==> flow/design.v <==
module non_restoring_divider #(
    parameter DATA_WIDTH = 32
) (
    input  logic                    clk_i,
    input  logic                    clk_en_i,
    input  logic                    rst_n_i,
    input  logic [DATA_WIDTH - 1:0] dividend_i,
    input  logic [DATA_WIDTH - 1:0] divisor_i,
    input  logic                    data_valid_i,
    output logic [DATA_WIDTH - 1:0] quotient_o,
    output logic [DATA_WIDTH - 1:0] remainder_o,
    output logic                    divide_by_zero_o,
    output logic                    data_valid_o,
    output logic                    idle_o
);
    localparam COUNTER_WIDTH = $clog2(DATA_WIDTH);
    typedef enum logic [1:0] {IDLE, DIVIDE, RESTORE} fsm_state_t;
    typedef struct packed {
        logic                    rem_sign;
        logic [DATA_WIDTH - 1:0] remainder;
        logic [DATA_WIDTH - 1:0] quotient;
    } result_t;
    fsm_state_t state_CRT, state_NXT;
        always_ff @(posedge clk_i) begin : state_register
            if (!rst_n_i) begin
                state_CRT <= IDLE;
            end else if (clk_en_i) begin
                state_CRT <= state_NXT;
            end
        end : state_register
    result_t partial_CRT, partial_NXT;
    logic [DATA_WIDTH - 1:0] divisor_CRT, divisor_NXT;
        always_ff @(posedge clk_i) begin : datapath_register
            if (clk_en_i) begin
                partial_CRT <= partial_NXT;
                divisor_CRT <= divisor_NXT;
            end
        end : datapath_register
    logic [COUNTER_WIDTH - 1:0] iter_count_CRT, iter_count_NXT;
        always_ff @(posedge clk_i) begin : counter 
            if (clk_en_i) begin
                iter_count_CRT <= iter_count_NXT;
            end
        end : counter 
    logic divide_by_zero_CRT, divide_by_zero_NXT;
        always_ff @(posedge clk_i) begin : status_register
            if (!rst_n_i) begin
                divide_by_zero_CRT <= 1'b0;
            end else if (clk_en_i) begin
                divide_by_zero_CRT <= divide_by_zero_NXT;
            end
        end : status_register
    result_t pair_shifted;
        always_comb begin : fsm_logic 
            divide_by_zero_NXT = divide_by_zero_CRT;
            iter_count_NXT = iter_count_CRT;
            partial_NXT = partial_CRT;
            divisor_NXT = divisor_CRT;
            state_NXT = state_CRT;
            pair_shifted = 'b0;
            remainder_o = partial_CRT.remainder;
            data_valid_o = 1'b0;
            idle_o = 1'b0;
            case (state_CRT) 
                IDLE: begin 
                    if (data_valid_i) begin
                        state_NXT = DIVIDE;
                    end
                    divide_by_zero_NXT = (divisor_i == '0);
                    partial_NXT.rem_sign = 1'b0;
                    partial_NXT.quotient = dividend_i;
                    partial_NXT.remainder = '0;
                    divisor_NXT = divisor_i;
                    iter_count_NXT = '0;
                    idle_o = 1'b1;
                end
                DIVIDE: begin
                    state_NXT = (iter_count_CRT == (DATA_WIDTH - 1)) ? RESTORE : state_CRT;
                    iter_count_NXT = iter_count_CRT + 1;
                    pair_shifted = partial_CRT << 1; 
                    if (partial_CRT.rem_sign) begin
                        {partial_NXT.rem_sign, partial_NXT.remainder} = {pair_shifted.rem_sign, pair_shifted.remainder} + divisor_CRT;
                    end else begin
                        {partial_NXT.rem_sign, partial_NXT.remainder} = {pair_shifted.rem_sign, pair_shifted.remainder} - divisor_CRT;
                    end
                    partial_NXT.quotient = {pair_shifted.quotient[DATA_WIDTH - 1:1], !partial_NXT.rem_sign};
                end
                RESTORE: begin
                    state_NXT = IDLE;
                    data_valid_o = 1'b1;
                    idle_o = 1'b0;
                    if (partial_CRT.rem_sign) begin
                        {partial_NXT.rem_sign, partial_NXT.remainder} = {partial_CRT.rem_sign, partial_CRT.remainder} + divisor_CRT;
                    end
                    remainder_o = partial_NXT.remainder;
                end
            endcase
        end : fsm_logic
    assign quotient_o = partial_CRT.quotient;
    assign divide_by_zero_o = divide_by_zero_CRT;
endmodule
# From RTL to reports: non_restoring_divider
# What the tools print for non_restoring_divider, step after step.
# Line numbers count from 1 in the design file above.
# Operators: Yosys type, input widths -> output width; for muxes data width and select width s.
# Library cell names are shortened.
# Not given: --
[inputs] top="non_restoring_divider" clk_port="clk_i" library="sky130hd" lib_corner="tt_025C_1v80"

# Word level
# Source: Yosys, flattened and elaborated, memories not mapped. Widths are those after wreduce. Registers that Yosys merges into a memory's read port (data or address) are not register bits. Print and check cells do not count. Equal cells are merged and count once.
[bits] wordCells=37 input_bits=68 register_bits=105 output_inout_bits=67
[op_classes] n_reduce_logical=9 n_addsub=4 equal=5 mux=13
[op_table] operator="$mux 33" n=3
[op_table] operator="$pmux 32 s3" n=1
[op_table] operator="$add 33x32->33" n=2
[op_table] operator="$pmux 32 s2" n=1
[op_table] operator="$sub 33x32->33" n=1
[op_table] operator="$logic_not 32->1" n=1
[op_table] operator="$mux 32" n=1
[op_table] operator="$pmux 5 s2" n=1
[op_table] operator="$reduce_and 2->1" n=3
[op_table] operator="$pmux 2 s3" n=1
[op_table] operator="$add 5x1->5 const B" n=1
[op_table] operator="$eq 5x5->1 const B" n=1
[op_table] operator="$ne 2x2->1 const B" n=2
[op_table] operator="$reduce_and 4->1" n=1
[op_table] operator="$mux 2" n=2
[op_table] operator="$reduce_bool 3->1" n=1
[op_table] operator="$pmux 1 s3" n=1
[op_table] operator="$eq 2x1->1 const B" n=1
[op_table] operator="$eq 2x2->1 const B" n=1
[op_table] operator="$logic_not 2->1" n=1
[op_table] operator="$reduce_bool 2->1" n=1
[op_table] operator="$mux 1" n=2
[op_table] operator="$logic_not 1->1" n=1

# Depth
# Yosys ltp: most cells in a row. Word level: on the elaborated netlist, between registers, memories and ports. Mapped: between sequential cells and ports; inverters and the memories' decode and read muxes count.
[depth] depth_word=5 abc_area=0 mapped_depth=19

# Netlist
# Source: synth_stat.txt of the flow (Yosys; design flattened, memories mapped). It holds for the ABC_AREA given above (unset counts as 0); a run with the other value may have another netlist.
[types] type="edfxtp_1" n=102 area_total_um2=3.06E+03
[types] type="ha_1" n=68 area_total_um2=850.816
[types] type="xor2_1" n=48 area_total_um2=420.403
[types] type="mux2_2" n=35 area_total_um2=394.128
[types] type="nand2_1" n=102 area_total_um2=382.867
[types] type="a21oi_1" n=76 area_total_um2=380.365
[types] type="xnor2_1" n=36 area_total_um2=315.302
[types] type="o21ai_0" n=60 area_total_um2=300.288
[types] type="buf_4" n=32 area_total_um2=240.23
[types] type="nor2_1" n=60 area_total_um2=225.216
[types] type="a21o_1" n=25 area_total_um2=187.68
[types] type="inv_1" n=32 area_total_um2=120.115
[types] type="nor3_1" n=20 area_total_um2=100.096
[types] type="nand3_1" n=19 area_total_um2=95.091
[types] type="clkbuf_1" n=25 area_total_um2=93.84
[types] type="mux2i_1" n=9 area_total_um2=90.086
[types] type="dfxtp_1" n=4 area_total_um2=80.077
[types] type="nor4_1" n=12 area_total_um2=75.072
# Other cell types: 49; their cells: 168.
[synth_totals] seq_area_um2=3143.0 stdcells=933 flip_flops=106 area_um2=8695.8

# Path before layout
# OpenSTA on the mapped netlist: ideal clock, no wires. The path of least setup slack (recovery checks aside). Input and output delay are each 20% of the period. Register names are those of the netlist, which keeps one name where synthesis merged equal registers.
[synth_timing] path_kind="reg-to-output" startpoint="register partial_CRT" endpoint="output remainder_o[30]" stages=12 path_delay_ns=2.727 slack_ns=2.073 t_arrival_ns=2.727 period_ns=6.0 out_delay_ns=1.200 required_time_ns=4.800 t_first_pin_ns=0.000 n_path_buf=0 synth_period_reached_ns=3.927
# "path_delay_ns" is the arrival time less input delay plus setup time.
# At an output port there is no setup time.
# "stages" counts driving pins, that of a launching flip-flop among them; a cell with two outputs on the path counts twice.
# "synth_period_reached_ns" is the clock period less the worst setup slack; recovery checks do not enter. This is arithmetic on one report: input and output delays are still those of the set period (20% each).
# An end named without its bit number is one bit of that signal or, where synthesis recoded a state register, one of its new flip-flops.
# The rows between start and end are the longest chain of elaborated cells between them; the timing report does not say that the signal goes this way. Where chains are equally long, one stands for them.
# Each line given opens the expression or statement behind the cell; cells for indexed reads and writes are added by Yosys, which also makes memories of some case tables.
[synth_via] path_cell_list="edfxtp_1 > ha_1 > fa_1 > a211oi_1 > o21ai_0 > a21oi_1 > o21ai_1 > o211ai_2 > nand2_1 > a221oi_1 > xnor2_1 > a221o_1" elab_chain_cells=3 cone_cells=3 lines_between=3 cone_classes="add/sub (1); mux (2)"
[synth_rtl] item="start, declared" line=31 text="result_t partial_CRT, partial_NXT;"
[synth_rtl] item="start, assigned" line=35 text="partial_CRT <= partial_NXT;"
[synth_rtl] item="$add 33x32->33" line=93 text="{partial_NXT.rem_sign, partial_NXT.remainder} = {partial_CRT.rem_sign, partial_CRT.remainder} + divisor_CRT;"
[synth_rtl] item="$mux 33" line=92 text="if (partial_CRT.rem_sign) begin"
[synth_rtl] item="$mux 32" line=64 text="case (state_CRT)"
[synth_rtl] item="end, declared" line=11 text="output logic [DATA_WIDTH - 1:0] remainder_o,"

# Path in the finished layout
# From the final timing report of run 1: the path of least setup slack in the routed layout; clock arrival at registers is part of the times.
[layout_timing] path_kind="reg-to-output" startpoint="register divisor_CRT[0]" endpoint="output remainder_o[30]" stages=13 t_arrival_ns=3.98 n_path_buf=1 out_delay_ns=1.20 slack_ns=0.82 period_ns=6.0 required_time_ns=4.80 t_first_pin_ns=0.37
# The rows between start and end are the longest chain of elaborated cells between them; the timing report does not say that the signal goes this way. Where chains are equally long, one stands for them.
[layout_via] path_cell_list="edfxtp_1 > ha_1 > fa_1 > a211oi_1 > o21ai_0 > a21oi_1 > o21ai_1 > o211ai_2 > nand2_1 > a221oi_1 > xnor2_1 > a221o_1 > clkdlybuf4s50_1" elab_chain_cells=3 cone_cells=3 lines_between=3 cone_classes="add/sub (1); mux (2)"
[layout_rtl] item="start, declared" line=32 text="logic [DATA_WIDTH - 1:0] divisor_CRT, divisor_NXT;"
[layout_rtl] item="start, assigned" line=36 text="divisor_CRT <= divisor_NXT;"
[layout_rtl] item="$add 33x32->33" line=93 text="{partial_NXT.rem_sign, partial_NXT.remainder} = {partial_CRT.rem_sign, partial_CRT.remainder} + divisor_CRT;"
[layout_rtl] item="$mux 33" line=92 text="if (partial_CRT.rem_sign) begin"
[layout_rtl] item="$mux 32" line=64 text="case (state_CRT)"
[layout_rtl] item="end, declared" line=11 text="output logic [DATA_WIDTH - 1:0] remainder_o,"

## Implementation results

Design non_restoring_divider on sky130hd. What follows are 5 stored runs of the flow, each under its own settings; their order means nothing. The constraints put input and output delay at 20% of the set period each and load the outputs with 0.01 pF.
"achieved clock period": clock period set for the run, less the worst setup slack. It is reckoned from that one timing run; input and output delays stay at 20% of the period that was set.
"worst setup path time": the worst setup path's part of the clock period (all of it between registers, 20% less for each end at a port) less its slack. A launch clock that arrives late makes it longer, a capture clock that arrives late makes it shorter.
By "power" is meant OpenSTA's value without simulated activity: inputs other than the clock are taken to toggle once in ten clock periods, and the tool carries that through the logic.
[run 1] settings: CAP_MARGIN=30, CELL_PAD_IN_SITES_DETAIL_PLACEMENT=1, CORE_UTILIZATION=38, CTS_CLUSTER_SIZE=60, HOLD_SLACK_MARGIN=0.25, period_ns=6.0, CORE_MARGIN=2, SLEW_MARGIN=20
[run 1] result: chip area after synthesis (Yosys) 8695.8 µm², die area 24110.3 µm², standard-cell area of the final layout 10440.0 µm², utilization 46.3%, worst setup slack after layout 0.823 ns, total negative slack 0.000 ns, worst hold slack 0.516 ns, power 0.002661 W, achieved clock period 5.177 ns, worst setup path time 3.98 ns, worst setup path kind reg-to-output
[run 2] settings: CAP_MARGIN=30, CELL_PAD_IN_SITES_DETAIL_PLACEMENT=0, CORE_ASPECT_RATIO=1.16, CORE_MARGIN=4, CORE_UTILIZATION=38, CTS_CLUSTER_DIAMETER=152, CTS_CLUSTER_SIZE=91, MAX_ROUTING_LAYER=met4, SETUP_SLACK_MARGIN=-0.47, TNS_END_PERCENT=35, period_ns=8.02, SLEW_MARGIN=20
[run 2] result: chip area after synthesis (Yosys) 8695.8 µm², die area 25374.7 µm², standard-cell area of the final layout 10425.0 µm², utilization 46.3%, worst setup slack after layout 2.519 ns, total negative slack 0.000 ns, worst hold slack 0.526 ns, power 0.001937 W, achieved clock period 5.501 ns, worst setup path time 3.90 ns, worst setup path kind reg-to-output
[run 3] settings: CELL_PAD_IN_SITES_DETAIL_PLACEMENT=2, CORE_ASPECT_RATIO=1.4, CORE_UTILIZATION=66, PLACE_DENSITY_LB_ADDON=0.05, SETUP_SLACK_MARGIN=1.33, SLEW_MARGIN=0, TNS_END_PERCENT=40, period_ns=4.81, CAP_MARGIN=20, CORE_MARGIN=2
[run 3] result: did not finish, placement stopped with a tool error
[run 4] settings: SETUP_SLACK_MARGIN=-0.3, period_ns=5.24, CAP_MARGIN=20, CORE_MARGIN=2, CORE_UTILIZATION=40, SLEW_MARGIN=20
[run 4] result: chip area after synthesis (Yosys) 8695.8 µm², die area 22935.6 µm², standard-cell area of the final layout 10465.0 µm², utilization 49.5%, worst setup slack after layout 0.253 ns, total negative slack 0.000 ns, worst hold slack 0.506 ns, power 0.003005 W, achieved clock period 4.987 ns, worst setup path time 3.94 ns, worst setup path kind reg-to-output
[run 5] settings: period_ns=6.0, CAP_MARGIN=20, CORE_MARGIN=2, CORE_UTILIZATION=40, SLEW_MARGIN=20
[run 5] result: chip area after synthesis (Yosys) 8695.8 µm², die area 22935.6 µm², standard-cell area of the final layout 10430.0 µm², utilization 49.3%, worst setup slack after layout 0.806 ns, total negative slack 0.000 ns, worst hold slack 0.516 ns, power 0.002619 W, achieved clock period 5.194 ns, worst setup path time 3.99 ns, worst setup path kind reg-to-output
